==> flow/design.v <==
module alu_design #(parameter W = 16, parameter N = 4) ( 
  clock, reset, CE, INP_valid, MODE, CMD, OPA, OPB, CIN, ERR, RES, OV, COUT, G, L, E);
  input clock;
  input reset;
  input CE;                     
  input [1:0] INP_valid;       
  input MODE;                  
  input [N-1:0] CMD;           
  input [W-1:0] OPA;           
  input [W-1:0] OPB;           
  input CIN;                   
  output reg ERR;              
  output reg [2*W-1:0] RES;    
  output reg OV;               
  output reg COUT;             
  output reg G;                
  output reg L;                
  output reg E;                
parameter SHIFT_W = $clog2(W);
reg [W-1:0] opa_r, opb_r;
reg [N-1:0] cmd_r;
reg [1:0] valid_r;
reg mode_r, cin_r;
reg [2*W - 1:0] res_comb;
reg cout_comb, ov_comb, g_comb, l_comb, e_comb, err_comb;
reg [SHIFT_W-1:0] shift_amount;
always @(posedge clock or posedge reset) begin
  if (reset) begin
    opa_r   <= 0;
    opb_r   <= 0;
    cmd_r   <= 0;
    valid_r <= 0;
    mode_r  <= 0;
    cin_r   <= 0;
  end else if (CE) begin
    opa_r   <= OPA;
    opb_r   <= OPB;
    cmd_r   <= CMD;
    valid_r <= INP_valid;
    mode_r  <= MODE;
    cin_r   <= CIN;
  end
end
always @(*) begin
  res_comb  = 0;
  cout_comb = 0;
  ov_comb   = 0;
  g_comb    = 0;
  l_comb    = 0;
  e_comb    = 0;
  err_comb  = 0;
  shift_amount = 0;
  if (mode_r) begin  
    case (valid_r)
      2'b01: begin  
        case (cmd_r)
          4'b0100: begin
            res_comb  = opa_r + 1;
            cout_comb = res_comb[W];
          end
          4'b0101: begin
            res_comb = opa_r - 1;
            ov_comb  = res_comb[W];
          end
          default: err_comb = 1;
        endcase
      end
      2'b10: begin  
        case (cmd_r)
          4'b0110: begin
            res_comb  = {{W{1'b0}}, opb_r + 1};
            cout_comb = res_comb[W];
          end
          4'b0111: begin
            res_comb = {{W{1'b0}}, opb_r - 1};
            ov_comb  = res_comb[W];
          end
          default: err_comb = 1;
        endcase
      end
      2'b11: begin  
        case (cmd_r)
          4'b0000: begin
            res_comb = opa_r + opb_r;
            cout_comb = res_comb[W];
          end
          4'b0001: begin
            res_comb = opa_r - opb_r;
            ov_comb = (opa_r < opb_r);
          end
          4'b0010: begin
            res_comb = opa_r + opb_r + cin_r;
            cout_comb = res_comb[W];
          end
          4'b0011: begin
            res_comb = opa_r - opb_r - cin_r;
            ov_comb = (opa_r < (opb_r + cin_r));
          end
          4'b1000: begin  
            if (opa_r == opb_r) begin
              e_comb = 1;
              g_comb = 0;
              l_comb = 0;
            end
            else if (opa_r > opb_r) begin
              e_comb = 0;
              g_comb = 1;
              l_comb = 0;
            end
            else begin
              e_comb = 0;
              g_comb = 0;
              l_comb = 1;
            end
          end
          4'b1001:   res_comb = (opa_r + 1) * (opb_r + 1);
          4'b1010: res_comb = (opa_r << 1) * opb_r;
          4'b1011: begin  
                   res_comb = $signed(opa_r) + $signed(opb_r);
                   ov_comb = (($signed(opa_r) > 0 && $signed(opb_r) > 0 && $signed(res_comb[W-1:0]) <= 0) ||
                             ($signed(opa_r) < 0 && $signed(opb_r) < 0 && $signed(res_comb[W-1:0]) >= 0));
                  if ($signed(opa_r) == $signed(opb_r)) begin
                    e_comb = 1;
                    g_comb = 0;
                    l_comb = 0;
                  end
                  else if ($signed(opa_r) > $signed(opb_r)) begin
                    e_comb = 0;
                    g_comb = 1;
                    l_comb = 0;
                  end
                  else begin
                    e_comb = 0;
                    g_comb = 0;
                    l_comb = 1;
                  end
          end
          4'b1100: begin  
                   res_comb = $signed(opa_r) - $signed(opb_r);
                   ov_comb = (($signed(opa_r) >= 0 && $signed(opb_r) < 0 && $signed(res_comb[W-1:0]) < 0) ||
                             ($signed(opa_r) < 0 && $signed(opb_r) >= 0 && $signed(res_comb[W-1:0]) >= 0));
                   if ($signed(opa_r) == $signed(opb_r)) begin
                     e_comb = 1;
                     g_comb = 0;
                     l_comb = 0;
                   end
                   else if ($signed(opa_r) > $signed(opb_r)) begin
                     e_comb = 0;
                     g_comb = 1;
                     l_comb = 0;
                   end
                   else begin
                     e_comb = 0;
                     g_comb = 0;
                     l_comb = 1;
                  end
          end
          default: err_comb = 1;
        endcase
      end
      default: err_comb = 1;
    endcase
  end else begin  
    case (valid_r)
      2'b01: begin  
        case (cmd_r)
          4'b0110:   res_comb = {{W{1'b0}}, ~opa_r};
          4'b1000:  res_comb = {{W{1'b0}}, opa_r >> 1};
          4'b1001:  res_comb = {{W{1'b0}}, opa_r << 1};
          default: err_comb = 1;
        endcase
      end
      2'b10: begin  
        case (cmd_r)
          4'b0111:   res_comb = {{W{1'b0}}, ~opb_r};
          4'b1010:  res_comb = {{W{1'b0}}, opb_r >> 1};
          4'b1011:  res_comb = {{W{1'b0}}, opb_r << 1};
          default: err_comb = 1;
        endcase
      end
      2'b11: begin  
        case (cmd_r)
          4'b0000:   res_comb = {{W{1'b0}}, opa_r & opb_r};
          4'b0001:  res_comb = {{W{1'b0}}, ~(opa_r & opb_r)};
          4'b0010:    res_comb = {{W{1'b0}}, opa_r | opb_r};
          4'b0011:   res_comb = {{W{1'b0}}, ~(opa_r | opb_r)};
          4'b0100:   res_comb = {{W{1'b0}}, opa_r ^ opb_r};
          4'b0101:  res_comb = {{W{1'b0}}, ~(opa_r ^ opb_r)};
          4'b1100: begin  
            if (|opb_r[W-1:SHIFT_W+1])   
              err_comb = 1;
            else begin
              shift_amount = opb_r[SHIFT_W-1:0];
              res_comb = {{W{1'b0}}, (opa_r << shift_amount) | (opa_r >> (W - shift_amount))};
            end
          end
          4'b1101: begin  
            if (|opb_r[W-1:SHIFT_W+1])   
              err_comb = 1;
            else begin
              shift_amount = opb_r[SHIFT_W-1:0];
              res_comb = {{W{1'b0}}, (opa_r >> shift_amount) | (opa_r << (W - shift_amount))};
            end
          end
          default: err_comb = 1;
        endcase
      end
      default: err_comb = 1;
    endcase
  end
end
always @(posedge clock or posedge reset) begin
  if (reset) begin
    RES  <= 0;
    COUT <= 0;
    OV   <= 0;
    G    <= 0;
    L    <= 0;
    E    <= 0;
    ERR  <= 0;
  end else if (CE) begin
    RES  <= res_comb;
    COUT <= cout_comb;
    OV   <= ov_comb;
    G    <= g_comb;
    L    <= l_comb;
    E    <= e_comb;
    ERR  <= err_comb;
  end
end
endmodule
# Tool chain data of alu_design
# Tool output for the design above, in the order of the flow.
# Line numbers count from 1 in the design file above.
# Operators carry their Yosys type and port widths (W data, S select, Z words).
# Cell names lack the library's common part.
# The mark -- stands for no value.
[inputs]
design = "alu_design"
clock_port = "clock"
cell_library = "sky130hd"
lib_corner = "tt_025C_1v80"

# Word level
# Yosys after proc, flatten, opt, wreduce and memory -nomap, before mapping. Enables and synchronous resets that opt folds into registers are not counted as muxes. Memory bits, and registers merged into a memory's read port (data or address), are not among the register bits. Print and check cells are not counted.
[bits]
reg_bits = 78
latchBits = 0
ramBits = 0
rom_bits = 0
clocked_rd_ports_x_width = 0
n_memories = 0
inputBits = 43
[op_classes]
add_sub_neg = 12
multipliers = 2
div = 0
compare = 14
equal = 18
shifts = 4
n_mux = 50
bitwise = 10
reduce_and_logical = 20
[op_table]
columns = ["op", "count"]
rows = [
  ["$mul A17 B17 Y32", 1],
  ["$mul A16 B16 Y31", 1],
  ["$pmux W32 S8", 1],
  ["$pmux W16 S3", 3],
  ["$pmux W16 S8", 1],
  ["$pmux W32 S2", 2],
  ["$pmux W32 S3", 1],
  ["$not A16 Y16", 5],
  ["$ge A16 B1 Y1 const B", 4],
  ["$lt A16 B1 Y1 const B", 3],
  ["$or A16 B16 Y16", 3],
  ["$add A16 B1 Y17 const B", 2],
  ["$sub A16 B1 Y17 const B", 2],
  ["$add A16 B16 Y17", 2],
  ["$sub A16 B16 Y17", 2],
  ["$gt A16 B1 Y1 const B", 2],
  ["$gt A16 B16 Y1", 2],
  ["$lt A16 B16 Y1", 2],
  ["$eq A16 B16 Y1", 2],
  ["$shl A16 B32 Y16", 1],
  ["$shr A16 B32 Y16", 1],
  ["$sub A32 B1 Y32", 1],
  ["$mux W32", 1],
  ["$mux W16", 2],
  ["$mux W1", 29],
  ["$eq A4 B4 Y1 const B", 6],
  ["$add A17 B1 Y18", 1],
  ["$add A16 B1 Y16", 1],
]
# Other operator kinds: 22; their cells: 46.

# Longest topological paths
# Depth = most cells in a row (Yosys ltp): at word level without a register or memory, in the mapped netlist without a sequential cell, where the memories' decode and read muxes count.
[depth]
depth_word = 7
abc_area = 0
ltp_mapped = 33
mapped_depth_nobuf = 29

# Synthesis result
# Source: synth_stat.txt of the flow (Yosys; design flattened, memories mapped). It holds for the ABC_AREA given above (unset counts as 0); a run with the other value may have another netlist.
# Totals and module areas in this step are rounded.
[synth_totals]
stdcells = 3809
area_um2 = 29870
ffs = 78
n_buf = 232
[by_type]
columns = ["cell", "count"]
rows = [
  ["fa_1", 418],
  ["ha_1", 273],
  ["inv_1", 569],
  ["dfrtp_1", 78],
  ["nand2_1", 505],
  ["xnor2_1", 185],
  ["nor2_1", 393],
  ["o21ai_0", 168],
  ["a21oi_1", 146],
  ["clkbuf_1", 165],
  ["mux4_2", 25],
  ["o22ai_1", 66],
  ["xor2_1", 47],
  ["mux2i_1", 37],
  ["a221oi_1", 42],
  ["nand3_1", 58],
  ["a211oi_1", 35],
  ["nor3_1", 51],
]
# Not listed: further types 64, cells in them 548.

# Timing after synthesis
# Path of least setup slack by OpenSTA after synthesis, without wires, with an ideal clock, recovery checks aside; 20% of the period is set as input and as output delay. Where synthesis merged equal registers, the netlist keeps one of their names.
[synth_timing]
kind = "reg2reg"
from = "register opb_r[0]"
to = "register RES[28]"
clock_period_ns = 8.3
setup_time_ns = 0.133
t_first_pin_ns = 0.000
arrival_ns = 8.774
path_slack_ns = -0.607
path_delay_ns = 8.907
stages = 34
n_path_buf = 11
period_less_setup_slack_ns = 8.907
# "path_delay_ns" = arrival - input delay + setup time.
# "stages" counts driving pins, that of a launching flip-flop among them; a cell with two outputs on the path counts twice.
# "period_less_setup_slack_ns" is the clock period less the worst setup slack; recovery checks do not enter. This is arithmetic on one report: input and output delays are still those of the set period (20% each).
# The rows between start and end are the longest chain of elaborated cells between them; the timing report does not say that the signal goes this way. Where chains are equally long, one stands for them.
# Each line given opens the expression or statement behind the cell; cells for indexed reads and writes are added by Yosys, which also makes memories of some case tables.
[synth_between]
cell_sequence = "dfrtp_1 -> clkbuf_1 -> inv_1 -> clkbuf_1 -> buf_1 -> clkbuf_1 -> buf_1 -> ha_1 -> clkbuf_1 -> clkbuf_1 -> clkbuf_1 -> buf_1 -> clkbuf_1 -> clkbuf_1 -> nand2_1 -> fa_1 -> inv_1 -> fa_1 -> fa_1 -> inv_1 -> fa_1 -> inv_1 -> ha_1 -> a211oi_1 -> o21ai_0 -> a41o_1 -> a221oi_1 -> nor3_1 -> a311o_1 -> a31oi_1 -> xor2_1 -> nor2_1 -> a2111oi_0 -> o2bb2ai_1"
elab_chain_cells = 5
cells_between = 12
classes_between = "add/sub (6); mul (2); mux (4)"
[synth_lines]
columns = ["item", "line", "rtl"]
rows = [
  ["start: declaration", 20, "reg [W-1:0] opa_r, opb_r;"],
  ["start: assignment", 30, "opb_r   <= 0;"],
  ["start: assignment", 37, "opb_r   <= OPB;"],
  ["$add A16 B1 Y17", 116, "4'b1001:   res_comb = (opa_r + 1) * (opb_r + 1);"],
  ["$mul A17 B17 Y32", 116, ""],
  ["$pmux W32 S8", 82, "case (cmd_r)"],
  ["$pmux W32 S3", 54, "case (valid_r)"],
  ["$mux W32", 53, "if (mode_r) begin"],
  ["end: assignment", 214, "RES  <= 0;"],
  ["end: assignment", 222, "RES  <= res_comb;"],
  ["end: declaration", 13, "output reg [2*W-1:0] RES;"],
]

# Worst path after layout
# From the final timing report of stored run 1: the path of least setup slack in the routed layout; clock arrival at registers is part of the times.
[layout_timing]
kind = "reg2reg"
from = "register opa_r[4]"
to = "register RES[28]"
clock_period_ns = 7.8
setup_time_ns = 0.13
t_first_pin_ns = 0.41
arrival_ns = 7.71
path_slack_ns = 0.37
stages = 30
n_path_buf = 2
# The rows between start and end are the longest chain of elaborated cells between them; the timing report does not say that the signal goes this way. Where chains are equally long, one stands for them.
[layout_between]
cell_sequence = "dfrtp_2 -> clkinv_4 -> nor4_4 -> and4_4 -> and3_4 -> xnor2_4 -> buf_6 -> nand2_2 -> fa_1 -> fa_1 -> fa_1 -> inv_2 -> fa_1 -> fa_1 -> inv_2 -> fa_1 -> inv_2 -> ha_4 -> a211oi_2 -> o21ai_2 -> a41o_1 -> a221oi_2 -> buf_4 -> nor3_2 -> a311o_2 -> a31oi_4 -> xor2_1 -> nor2_1 -> a2111oi_2 -> o2bb2ai_1"
elab_chain_cells = 5
cells_between = 12
classes_between = "add/sub (6); mul (2); mux (4)"
[layout_lines]
columns = ["item", "line", "rtl"]
rows = [
  ["start: declaration", 20, "reg [W-1:0] opa_r, opb_r;"],
  ["start: assignment", 29, "opa_r   <= 0;"],
  ["start: assignment", 36, "opa_r   <= OPA;"],
  ["$add A16 B1 Y17", 116, "4'b1001:   res_comb = (opa_r + 1) * (opb_r + 1);"],
  ["$mul A17 B17 Y32", 116, ""],
  ["$pmux W32 S8", 82, "case (cmd_r)"],
  ["$pmux W32 S3", 54, "case (valid_r)"],
  ["$mux W32", 53, "if (mode_r) begin"],
  ["end: assignment", 214, "RES  <= 0;"],
  ["end: assignment", 222, "RES  <= res_comb;"],
  ["end: declaration", 13, "output reg [2*W-1:0] RES;"],
]

# Top module alu_design; platform sky130hd; tools Yosys and OpenROAD; 3 stored runs in no particular order. Input and output delays are each 20% of the period that was set; the output load is 0.01 pF.
# "timing.achieved_period_ns" means the clock period less the worst setup slack. The figure is calculated, with input and output delays left at 20% of the set period.
# "timing.worst_path_ns" is the time allowed to the run's worst setup path (the clock period less input and output delay, where it has them) less its slack. Clock arrival times count: a late capture clock shortens it, a late launch clock lengthens it.
# Results are given in rounded form.

[[run]]
name = "stored run 1"
[run.settings]
CELL_PAD_IN_SITES_DETAIL_PLACEMENT = 1
CORE_MARGIN = 10
CORE_UTILIZATION = 17
CTS_CLUSTER_SIZE = 56
GPL_ROUTABILITY_DRIVEN = 0
HOLD_SLACK_MARGIN = 0.13
MAX_ROUTING_LAYER = "met5"
PLACE_DENSITY_LB_ADDON = 0.24
SETUP_SLACK_MARGIN = 1.19
TNS_END_PERCENT = 25
period_ns = 7.8
CAP_MARGIN = 20
SLEW_MARGIN = 20
[run.results]
post_synth_area_um2 = 29870
die_um2 = 192900
cell_area_final_um2 = 37170
finalUtil_frac = 0.213
setup_ws_ns = 0.373
fin_tns_ns = 0.000
hold_worst_slack_ns = 0.503
timing.achieved_period_ns = 7.427
timing.worst_path_ns = 7.43
critical_path_type = "reg2reg"

[[run]]
name = "stored run 2"
[run.settings]
ABC_AREA = 0
CAP_MARGIN = 10
CELL_PAD_IN_SITES_GLOBAL_PLACEMENT = 2
CORE_ASPECT_RATIO = 1.3
CORE_UTILIZATION = 70
CTS_CLUSTER_SIZE = 87
GPL_ROUTABILITY_DRIVEN = 0
GPL_TIMING_DRIVEN = 0
MIN_ROUTING_LAYER = "met2"
PLACE_DENSITY_LB_ADDON = 0.23
period_ns = 6.49
CORE_MARGIN = 2
SLEW_MARGIN = 20
[run.results]
outcome = "stopped before the end: placement reported FLW-0024"

[[run]]
name = "stored run 3"
[run.settings]
ABC_AREA = 0
CELL_PAD_IN_SITES_DETAIL_PLACEMENT = 1
CORE_ASPECT_RATIO = 1.25
CORE_MARGIN = 8
CORE_UTILIZATION = 17
CTS_CLUSTER_SIZE = 38
GPL_ROUTABILITY_DRIVEN = 1
GPL_TIMING_DRIVEN = 0
HOLD_SLACK_MARGIN = 0.02
MAX_ROUTING_LAYER = "met5"
MIN_ROUTING_LAYER = "met2"
PLACE_DENSITY_LB_ADDON = 0.15
SETUP_SLACK_MARGIN = 1.86
SLEW_MARGIN = 35
TNS_END_PERCENT = 35
period_ns = 7.8
CAP_MARGIN = 20
[run.results]
post_synth_area_um2 = 29870
die_um2 = 189500
cell_area_final_um2 = 38590
finalUtil_frac = 0.22
setup_ws_ns = -0.435
fin_tns_ns = -1.773
hold_worst_slack_ns = 0.513
timing.achieved_period_ns = 8.235
timing.worst_path_ns = 8.24
critical_path_type = "reg2reg"
